==> flow/design.v <==
module Conv(
  clk,
  rst_n,
  image_valid,
  filter_valid,
  in_data,
  out_valid,
  out_data
);
input clk,rst_n,image_valid,filter_valid;
input [2:0] in_data;
output logic [8:0]out_data;
output logic out_valid;
logic [2:0] A,B,C,D,E,F,G,H,I;
logic [2:0] A1,A2,A3,A4,A5,A6,A7,A8,B1,B2,B3,B4,B5,B6,B7,B8,C1,C2,C3,C4,C5,C6,C7,C8,D1,D2,D3,D4,D5,D6,D7,D8,E1,E2,E3,E4,E5,E6,E7,E8,F1,F2,F3,F4,F5,F6,F7,F8,G1,G2,G3,G4,G5,G6,G7,G8,H1,H2,H3,H4,H5,H6,H7,H8;
logic [5:0] cntin;
logic [5:0] cnt_mul;
logic [3:0] cnt_out;
logic [8:0] CO1,CO2,CO3,CO4;
logic [8:0] CON1,CON2,CON3,CON4,CON5,CON6,CON7,CON8,CON9,CON10,CON11,CON12,CON13,CON14,CON15,CON16,CON17,CON18,CON19,CON20,CON21,CON22,CON23,CON24,CON25,CON26,CON27,CON28,CON29,CON30,CON31,CON32,CON33,CON34,CON35,CON36;
logic [2:0] i1,i2,i3,i4,i5,i6,i7,i8,i9;
logic [1:0] c_state, n_state;
logic [8:0] comp1,comp2,sol,temp_con;
parameter GET_dATA= 2'b00,MUL= 2'b01,OUT = 2'b10;
	assign comp1 = (CO1>CO2)? CO1 : CO2;
	assign comp2 = (CO3>CO4)? CO3 : CO4;
	assign sol = (comp1 >comp2)? comp1 : comp2;
always_ff @(posedge clk or negedge rst_n)
begin
	if (!rst_n) 
	begin
		out_data <= 0;
		out_valid <= 0 ;
		c_state <= 2'b00;
		cntin <=0;
		cnt_out<=0;
		cnt_mul<=0;
	end
    else        
	begin
	c_state <= n_state;
		case (c_state)
		  GET_dATA: 
			begin
				out_valid <= 0 ;
				out_data <=0;
				cnt_out<=0;
				if (filter_valid)
				begin
					A<=B;B<=C;C<=D;
					D<=E;E<=F;F<=G;
					G<=H;H<=I;I<=in_data;
				end
				else if (image_valid)
				begin
					cntin<=cntin+1;
					A1<=A2;A2<=A3;A3<=A4;A4<=A5;A5<=A6;A6<=A7;A7<=A8;A8<=B1;
					B1<=B2;B2<=B3;B3<=B4;B4<=B5;B5<=B6;B6<=B7;B7<=B8;B8<=C1;
					C1<=C2;C2<=C3;C3<=C4;C4<=C5;C5<=C6;C6<=C7;C7<=C8;C8<=D1;
					D1<=D2;D2<=D3;D3<=D4;D4<=D5;D5<=D6;D6<=D7;D7<=D8;D8<=E1;
					E1<=E2;E2<=E3;E3<=E4;E4<=E5;E5<=E6;E6<=E7;E7<=E8;E8<=F1;
					F1<=F2;F2<=F3;F3<=F4;F4<=F5;F5<=F6;F6<=F7;F7<=F8;F8<=G1;
					G1<=G2;G2<=G3;G3<=G4;G4<=G5;G5<=G6;G6<=G7;G7<=G8;G8<=H1;
					H1<=H2;H2<=H3;H3<=H4;H4<=H5;H5<=H6;H6<=H7;H7<=H8;H8<=in_data;
				end
			end
		  MUL: 
			begin
				cntin<=0;
				cnt_mul<=cnt_mul+1;
				CON1<=CON2;CON2<=CON3;CON3<=CON4;CON4<=CON5;CON5<=CON6;CON6<=CON7;CON7<=CON8;CON8<=CON9;CON9<=CON10;
				CON10<=CON11;CON11<=CON12;CON12<=CON13;CON13<=CON14;CON14<=CON15;CON15<=CON16;CON16<=CON17;CON17<=CON18;CON18<=CON19;CON19<=CON20;
				CON20<=CON21;CON21<=CON22;CON22<=CON23;CON23<=CON24;CON24<=CON25;CON25<=CON26;CON26<=CON27;CON27<=CON28;CON28<=CON29;CON29<=CON30;
				CON30<=CON31;CON31<=CON32;CON32<=CON33;CON33<=CON34;CON34<=CON35;CON35<=CON36;CON36<=temp_con;
				if (cnt_mul==0)begin
					i1<=A1;
					i2<=A2;i3<=A3;i4<=B1;i5<=B2;i6<=B3;i7<=C1;i8<=C2;i9<=C3;
				end
				else if(cnt_mul==1)begin
					i1<=A2;
					i2<=A3;i3<=A4;i4<=B2;i5<=B3;i6<=B4;i7<=C2;i8<=C3;i9<=C4;			
				end
				else if(cnt_mul==2)begin
					i1<=A3;
					i2<=A4;i3<=A5;i4<=B3;i5<=B4;i6<=B5;i7<=C3;i8<=C4;i9<=C5;				
				end
				else if(cnt_mul==3)begin
					i1<=A4;
					i2<=A5;i3<=A6;i4<=B4;i5<=B5;i6<=B6;i7<=C4;i8<=C5;i9<=C6;		
				end
				else if(cnt_mul==4)begin
					i1<=A5
					;i2<=A6;i3<=A7;i4<=B5;i5<=B6;i6<=B7;i7<=C5;i8<=C6;i9<=C7;					
				end
				else if(cnt_mul==5)begin
					i1<=A6;
					i2<=A7;i3<=A8;i4<=B6;i5<=B7;i6<=B8;i7<=C6;i8<=C7;i9<=C8;				
				end
				else if(cnt_mul==6)begin
					i1<=B1;
					i2<=B2;i3<=B3;i4<=C1;i5<=C2;i6<=C3;i7<=D1;i8<=D2;i9<=D3;
				end
				else if(cnt_mul==7)begin
					i1<=B2;
					i2<=B3;i3<=B4;i4<=C2;i5<=C3;i6<=C4;i7<=D2;i8<=D3;i9<=D4;			
				end
				else if(cnt_mul==8)begin
					i1<=B3;
					i2<=B4;i3<=B5;i4<=C3;i5<=C4;i6<=C5;i7<=D3;i8<=D4;i9<=D5;				
				end
				else if(cnt_mul==9)begin
					i1<=B4;
					i2<=B5;i3<=B6;i4<=C4;i5<=C5;i6<=C6;i7<=D4;i8<=D5;i9<=D6;		
				end
				else if(cnt_mul==10)begin
					i1<=B5;
					i2<=B6;i3<=B7;i4<=C5;i5<=C6;i6<=C7;i7<=D5;i8<=D6;i9<=D7;					
				end
				else if(cnt_mul==11)begin
					i1<=B6;
					i2<=B7;i3<=B8;i4<=C6;i5<=C7;i6<=C8;i7<=D6;i8<=D7;i9<=D8;						
				end
				else if(cnt_mul==12)begin
					i1<=C1;
					i2<=C2;i3<=C3;i4<=D1;i5<=D2;i6<=D3;i7<=E1;i8<=E2;i9<=E3;
				end
				else if(cnt_mul==13)begin
					i1<=C2;
					i2<=C3;i3<=C4;i4<=D2;i5<=D3;i6<=D4;i7<=E2;i8<=E3;i9<=E4;			
				end
				else if(cnt_mul==14)begin
					i1<=C3;
					i2<=C4;i3<=C5;i4<=D3;i5<=D4;i6<=D5;i7<=E3;i8<=E4;i9<=E5;				
				end
				else if(cnt_mul==15)begin
					i1<=C4;
					i2<=C5;i3<=C6;i4<=D4;i5<=D5;i6<=D6;i7<=E4;i8<=E5;i9<=E6;		
				end
				else if(cnt_mul==16)begin
					i1<=C5;
					i2<=C6;i3<=C7;i4<=D5;i5<=D6;i6<=D7;i7<=E5;i8<=E6;i9<=E7;					
				end
				else if(cnt_mul==17)begin
					i1<=C6;
					i2<=C7;i3<=C8;i4<=D6;i5<=D7;i6<=D8;i7<=E6;i8<=E7;i9<=E8;	
				end	
				else if (cnt_mul==18)begin
					i1<=D1;
					i2<=D2;i3<=D3;i4<=E1;i5<=E2;i6<=E3;i7<=F1;i8<=F2;i9<=F3;
				end
				else if(cnt_mul==19)begin
					i1<=D2;
					i2<=D3;i3<=D4;i4<=E2;i5<=E3;i6<=E4;i7<=F2;i8<=F3;i9<=F4;			
				end
				else if(cnt_mul==20)begin
					i1<=D3;
					i2<=D4;i3<=D5;i4<=E3;i5<=E4;i6<=E5;i7<=F3;i8<=F4;i9<=F5;				
				end
				else if(cnt_mul==21)begin
					i1<=D4;
					i2<=D5;i3<=D6;i4<=E4;i5<=E5;i6<=E6;i7<=F4;i8<=F5;i9<=F6;		
				end
				else if(cnt_mul==22)begin
					i1<=D5;
					i2<=D6;i3<=D7;i4<=E5;i5<=E6;i6<=E7;i7<=F5;i8<=F6;i9<=F7;					
				end
				else if(cnt_mul==23)begin
					i1<=D6;
					i2<=D7;i3<=D8;i4<=E6;i5<=E7;i6<=E8;i7<=F6;i8<=F7;i9<=F8;	
				end
				else if(cnt_mul==24)begin
					i1<=E1;
					i2<=E2;i3<=E3;i4<=F1;i5<=F2;i6<=F3;i7<=G1;i8<=G2;i9<=G3;
				end
				else if(cnt_mul==25)begin
					i1<=E2;
					i2<=E3;i3<=E4;i4<=F2;i5<=F3;i6<=F4;i7<=G2;i8<=G3;i9<=G4;			
				end
				else if(cnt_mul==26)begin
					i1<=E3;
					i2<=E4;i3<=E5;i4<=F3;i5<=F4;i6<=F5;i7<=G3;i8<=G4;i9<=G5;				
				end
				else if(cnt_mul==27)begin
					i1<=E4;
					i2<=E5;i3<=E6;i4<=F4;i5<=F5;i6<=F6;i7<=G4;i8<=G5;i9<=G6;		
				end
				else if(cnt_mul==28)begin
					i1<=E5;
					i2<=E6;i3<=E7;i4<=F5;i5<=F6;i6<=F7;i7<=G5;i8<=G6;i9<=G7;					
				end
				else if(cnt_mul==29)begin
					i1<=E6;
					i2<=E7;i3<=E8;i4<=F6;i5<=F7;i6<=F8;i7<=G6;i8<=G7;i9<=G8;	
				end	
				else if(cnt_mul==30)begin
					i1<=F1;
					i2<=F2;i3<=F3;i4<=G1;i5<=G2;i6<=G3;i7<=H1;i8<=H2;i9<=H3;
				end
				else if(cnt_mul==31)begin
					i1<=F2;
					i2<=F3;i3<=F4;i4<=G2;i5<=G3;i6<=G4;i7<=H2;i8<=H3;i9<=H4;			
				end
				else if(cnt_mul==32)begin
					i1<=F3;
					i2<=F4;i3<=F5;i4<=G3;i5<=G4;i6<=G5;i7<=H3;i8<=H4;i9<=H5;				
				end
				else if(cnt_mul==33)begin
					i1<=F4;
					i2<=F5;i3<=F6;i4<=G4;i5<=G5;i6<=G6;i7<=H4;i8<=H5;i9<=H6;		
				end
				else if(cnt_mul==34)begin
					i1<=F5;
					i2<=F6;i3<=F7;i4<=G5;i5<=G6;i6<=G7;i7<=H5;i8<=H6;i9<=H7;					
				end
				else if(cnt_mul==35)begin
					i1<=F6;
					i2<=F7;i3<=F8;i4<=G6;i5<=G7;i6<=G8;i7<=H6;i8<=H7;i9<=H8;	
				end
			end
		  OUT:
			begin
				cnt_mul<=0;
				cnt_out<=cnt_out+1;
				cntin <=0;
				CO1 <= CON1;CON1<=CON3;CON3<=CON5;CON5<=CON13;CON13<=CON15;CON15<=CON17;CON17<=CON25;CON25<=CON27;CON27<=CON29;
				CO2 <= CON2;CON2<=CON4;CON4<=CON6;CON6<=CON14;CON14<=CON16;CON16<=CON18;CON18<=CON26;CON26<=CON28;CON28<=CON30;
				CO3 <= CON7;CON7<=CON9;CON9<=CON11;CON11<=CON19;CON19<=CON21;CON21<=CON23;CON23<=CON31;CON31<=CON33;CON33<=CON35;
				CO4 <= CON8;CON8<=CON10;CON10<=CON12;CON12<=CON20;CON20<=CON22;CON22<=CON24;CON24<=CON32;CON32<=CON34;CON34<=CON36;
				if (cnt_out > 0 && cnt_out < 10)
				begin
					out_data<=sol;
					out_valid <= 1;
				end
			end
		endcase
    end
end	
always_comb      
begin
	n_state ='bx;
	case (c_state)
		GET_dATA: 
		    begin
			if (image_valid||filter_valid) 
				begin
				if(cntin==63) n_state = MUL;
				else n_state = GET_dATA;
				end 
			else 
				begin
				n_state = GET_dATA;
				end
			end
		MUL:
			begin
				if(cnt_mul==36)
				n_state = OUT;	
				else 
				n_state = MUL;
			end
		OUT:
			begin
			if (cnt_out == 9) n_state = GET_dATA;
			else n_state = OUT;
			end
	endcase
	temp_con = A*i1+B*i2+C*i3+D*i4+E*i5+F*i6+G*i7+H*i8+I*i9;
end
endmodule
Tool chain data of Conv. Tool output for the design above before and after an edit, in the order of the flow. "before" refers to lines of the RTL above, "after" to lines of the edited file. "difference" is "after" less "before", of the values as shown. Operators: Yosys type, input widths -> output width; for muxes data width and select width s. Cell names lack the library's common part. A cell with - has no value.

Top module: Conv. Clock port: clk. Standard-cell library: sky130hd. Timing corner: tt_025C_1v80.

Diff. The edit as a unified diff against the file above. This change comes from a script, not from a designer. No optimisation was intended, and the edited design may behave differently.

```diff
@@ -10,5 +10,5 @@
 input clk,rst_n,image_valid,filter_valid;
 input [2:0] in_data;
-output logic [8:0]out_data;
+output logic [12:0]out_data;
 output logic out_valid;
 logic [2:0] A,B,C,D,E,F,G,H,I;
```

After elaboration. Source: Yosys, flattened and elaborated, memories not mapped. Widths are those after wreduce. Registers that Yosys merges into a memory's read port (data or address) are not register bits. Print and check cells do not count.

Operators by class: $mul (before 9, after 9, difference 0); $add $sub $neg (before 11, after 11, difference 0); $lt $le $gt $ge (before 5, after 5, difference 0); multiplexer cells (before 373, after 373, difference 0); bitwise logic cells (before 1, after 1, difference 0); eq/ne operators (before 43, after 43, difference 0); reduce/logical cells (before 17, after 17, difference 0).

Operator list: $pmux 9 s2 (before 33, after 32, difference -1); $mux 9 (before 4, after 3, difference -1); $mux 13 (before 0, after 1, difference +1); $pmux 13 s2 (before 0, after 1, difference +1).

Unchanged operator kinds not shown: 39.

Word-level totals: input port bits (before 7, after 7, difference 0); output and inout port bits (before 10, after 14, difference +4); cells after elaboration (before 587, after 587, difference 0); bits in registers (before 634, after 638, difference +4).

Depth. Yosys ltp: most cells in a row. Word level: on the elaborated netlist, between registers, memories and ports. Mapped: between sequential cells and ports; inverters and the memories' decode and read muxes count.

Logic depth: word-level depth (before 37, after 37, difference 0); ABC_AREA (before 0, after 0); mapped depth (before 20, after 20, difference 0); mapped depth without buffers (before 20, after 20, difference 0).

Mapped cells and area. Yosys stat after the flow's synthesis: flattened, memories mapped to cells. It holds for the ABC_AREA given above (unset counts as 0); a run with the other value may have another netlist.

Synthesis totals: synthesis area (sq um) (before 36835.3, after 36850.3, difference +15.0); buffers (before 239, after 243, difference +4); area of sequential cells (sq um) (before 18924.4, after 18924.4, difference 0.0); flip-flop cells (before 635, after 635, difference 0); standard cells after synthesis (before 3086, after 3091, difference +5).

Cell types: buf_2 (before 72, after 82, difference +10); clkbuf_1 (before 123, after 117, difference -6); nor2_1 (before 156, after 159, difference +3); nor2_2 (before 15, after 12, difference -3); nand2_1 (before 169, after 170, difference +1); and2_1 (before 66, after 67, difference +1); buf_4 (before 24, after 25, difference +1); buf_6 (before 14, after 13, difference -1); nand2_2 (before 8, after 7, difference -1); or3b_1 (before 3, after 4, difference +1); and2_0 (before 1, after 0, difference -1); or3b_4 (before 1, after 0, difference -1); conb_1 (before 0, after 1, difference +1).

Unchanged cell types not shown: 98.

Worst setup path after synthesis. Path of least setup slack by OpenSTA after synthesis, without wires, with an ideal clock, recovery checks aside; 20% of the period is set as input and as output delay. Where synthesis merged equal registers, the netlist keeps one of their names.

Timing path after synthesis: kind (before input-to-reg, after input-to-reg); start (before input port filter_valid, after input port filter_valid); end (before register A1[0], after register A1[0]); arrival time (ps) (before 9323, after 9323, difference 0); data required time (ps) (before 5253, after 5253, difference 0); driving pins on the path (before 2, after 2, difference 0); buffers on the path (before 0, after 0, difference 0); time at the first pin (ps) (before 1200, after 1200, difference 0); path delay (ps) (before 8870, after 8870, difference 0); clock period (ps) (before 6000, after 6000, difference 0); slack (ps) (before -4070, after -4070, difference 0); period reached after synthesis (ps) (before 10070, after 10070, difference 0).

"path delay" = arrival - input delay + setup time. "driving pins on the path": output pins that drive a net of the path, with the launching flip-flop's if there is one; two outputs of one cell count as two. "period reached after synthesis" is the clock period less the worst setup slack; recovery checks do not enter. This is arithmetic on one report: input and output delays are still those of the set period (20% each). Between the ends stands the longest chain of elaborated cells between them, by number of cells; it is not shown to be the way that was timed. Of several equally long chains one is given. A line is the first line of the expression or statement that the cell stems from. Yosys adds cells for indexed reads and writes and turns some case tables into memories.

Between the ends, after synthesis, before:
Cells stage by stage: nand2b_1 > nor2_1. The figure for length of the longest elaborated chain is 2. The figure for elaborated cells between the ends (all ways) is 2. Under source lines of those cells stands 0. Classes of those cells: 1 x logic; 1 x reduce/logical.

RTL lines, path after synthesis, before: from (decl) (RTL line 10) `input clk,rst_n,image_valid,filter_valid;`; $not 1->1; $reduce_and 4->1; to (assign) (RTL line 57) `A1<=A2;A2<=A3;A3<=A4;A4<=A5;A5<=A6;A6<=A7;A7<=A8;A8<=B1;`; to (decl) (RTL line 15) `logic [2:0] A1,A2,A3,A4,A5,A6,A7,A8,B1,B2,B3,B4,B5,B6,B7,B8,C1,C2,C3,C4,C5,C6,C7,C8,D1,D2,D3,D4,D5,D6,D7,D8,E1 ...`.

Between the ends, after synthesis, after:
Cells stage by stage: nand2b_1 > nor2_1. The figure for length of the longest elaborated chain is 2. The figure for elaborated cells between the ends (all ways) is 2. Under source lines of those cells stands 0. Classes of those cells: 1 x logic; 1 x reduce/logical.

RTL lines, path after synthesis, after: from (decl) (RTL line 10) `input clk,rst_n,image_valid,filter_valid;`; $not 1->1; $reduce_and 4->1; to (assign) (RTL line 57) `A1<=A2;A2<=A3;A3<=A4;A4<=A5;A5<=A6;A6<=A7;A7<=A8;A8<=B1;`; to (decl) (RTL line 15) `logic [2:0] A1,A2,A3,A4,A5,A6,A7,A8,B1,B2,B3,B4,B5,B6,B7,B8,C1,C2,C3,C4,C5,C6,C7,C8,D1,D2,D3,D4,D5,D6,D7,D8,E1 ...`.

Worst path after layout. From the final timing report of each run of pair 1: the path of least setup slack in the routed layout; clock arrival at registers is part of the times. The path's times are printed in steps of 10 ps; the period is the one set.

Timing path post-layout: kind (before reg-to-reg, after reg-to-reg); start (before register D[2], after register i4[0]); end (before register CON36[8], after register CON36[8]); driving pins on the path (before 19, after 19, difference 0); buffers on the path (before 0, after 0, difference 0); time at the first pin (ps) (before 650, after 650, difference 0); arrival time (ps) (before 5990, after 5970, difference -20); data required time (ps) (before 6410, after 6400, difference -10); clock period (ps) (before 6000, after 6000, difference 0); slack (ps) (before 420, after 430, difference +10).

Between the ends stands the longest chain of elaborated cells between them, by number of cells; it is not shown to be the way that was timed. Of several equally long chains one is given. A register here has more assigning lines than the two given.

Between the ends, post-layout, before:
Cells stage by stage: edfxtp_1 > nand2_1 > fa_1 > fa_1 > inv_1 > fa_1 > inv_1 > fa_1 > fa_1 > fa_1 > inv_1 > ha_1 > ha_1 > fa_1 > a21o_1 > a21oi_1 > o21bai_1 > a21oi_1 > xor2_1. The figure for length of the longest elaborated chain is 7. The figure for elaborated cells between the ends (all ways) is 7. Under source lines of those cells stands 1. Classes of those cells: 6 x add/sub; 1 x mul.

RTL lines, path post-layout, before: from (decl) (RTL line 14) `logic [2:0] A,B,C,D,E,F,G,H,I;`; from (assign) (RTL line 51) `D<=E;E<=F;F<=G;`; $mul 3x3->6 (RTL line 267) `temp_con = A*i1+B*i2+C*i3+D*i4+E*i5+F*i6+G*i7+H*i8+I*i9;`; $add 8x6->9 (RTL line 267); $add 9x6->9 (5 in a row) (RTL line 267); to (assign) (RTL line 74) `CON30<=CON31;CON31<=CON32;CON32<=CON33;CON33<=CON34;CON34<=CON35;CON35<=CON36;CON36<=temp_con;`; to (decl) (RTL line 20) `logic [8:0] CON1,CON2,CON3,CON4,CON5,CON6,CON7,CON8,CON9,CON10,CON11,CON12,CON13,CON14,CON15,CON16,CON17,CON18 ...`.

Between the ends, post-layout, after:
Cells stage by stage: edfxtp_1 > nand2_1 > fa_1 > fa_1 > inv_1 > fa_1 > inv_1 > fa_1 > fa_1 > fa_1 > inv_1 > ha_1 > ha_1 > fa_1 > a21o_1 > a21oi_1 > o21bai_1 > a21oi_1 > xor2_1. The figure for length of the longest elaborated chain is 7. The figure for elaborated cells between the ends (all ways) is 7. Under source lines of those cells stands 1. Classes of those cells: 6 x add/sub; 1 x mul.

RTL lines, path post-layout, after: from (decl) (RTL line 21) `logic [2:0] i1,i2,i3,i4,i5,i6,i7,i8,i9;`; from (assign) (RTL line 77) `i2<=A2;i3<=A3;i4<=B1;i5<=B2;i6<=B3;i7<=C1;i8<=C2;i9<=C3;`; from (assign) (RTL line 81) `i2<=A3;i3<=A4;i4<=B2;i5<=B3;i6<=B4;i7<=C2;i8<=C3;i9<=C4;`; $mul 3x3->6 (RTL line 267) `temp_con = A*i1+B*i2+C*i3+D*i4+E*i5+F*i6+G*i7+H*i8+I*i9;`; $add 8x6->9 (RTL line 267); $add 9x6->9 (5 in a row) (RTL line 267); to (assign) (RTL line 74) `CON30<=CON31;CON31<=CON32;CON32<=CON33;CON33<=CON34;CON34<=CON35;CON35<=CON36;CON36<=temp_con;`; to (decl) (RTL line 20) `logic [8:0] CON1,CON2,CON3,CON4,CON5,CON6,CON7,CON8,CON9,CON10,CON11,CON12,CON13,CON14,CON15,CON16,CON17,CON18 ...`.

Measured runs. Both versions went through the flow (Yosys, OpenROAD) with the same settings in each pair. Constraints: input delay and output delay 20% of the set period each, output load 0.01 pF.

Flow settings, pair 1:
Under CORE_UTILIZATION stands 40. The figure for period_ns is 6.0. The figure for CAP_MARGIN is 20. The entry for CORE_MARGIN reads 2. The figure for SLEW_MARGIN is 20.

Final reports, pair 1: area of the die (sq um) (before 94531.7, after 94568.6, difference +36.9); final utilization (%) (before 44.7, after 44.6, difference -0.1); worst-case hold slack (ps) (before 418, after 419, difference +1); worst slack on setup checks (ps) (before 420, after 427, difference +7); post-synthesis cell area (sq um) (before 36835.3, after 36850.3, difference +15.0); total negative setup slack (ps) (before 0, after 0, difference 0).

Flow settings, pair 2:
Under ABC_AREA stands 0. The entry for CELL_PAD_IN_SITES_GLOBAL_PLACEMENT reads 2. For CORE_ASPECT_RATIO the number is 0.65. Under CORE_UTILIZATION stands 19. The figure for GPL_ROUTABILITY_DRIVEN is 0. PLACE_DENSITY_LB_ADDON: 0.2. TNS_END_PERCENT: 65. The figure for period_ns is 5.6. The figure for CAP_MARGIN is 20. The entry for CORE_MARGIN reads 2. The figure for SLEW_MARGIN is 20.

Final reports, pair 2: area of the die (sq um) (before 197490.0, after 197571.0, difference +81.0); final utilization (%) (before 22.6, after 22.5, difference -0.1); worst slack on setup checks (ps) (before 103, after 118, difference +15); post-synthesis cell area (sq um) (before 36835.3, after 36850.3, difference +15.0); total negative setup slack (ps) (before 0, after 0, difference 0).
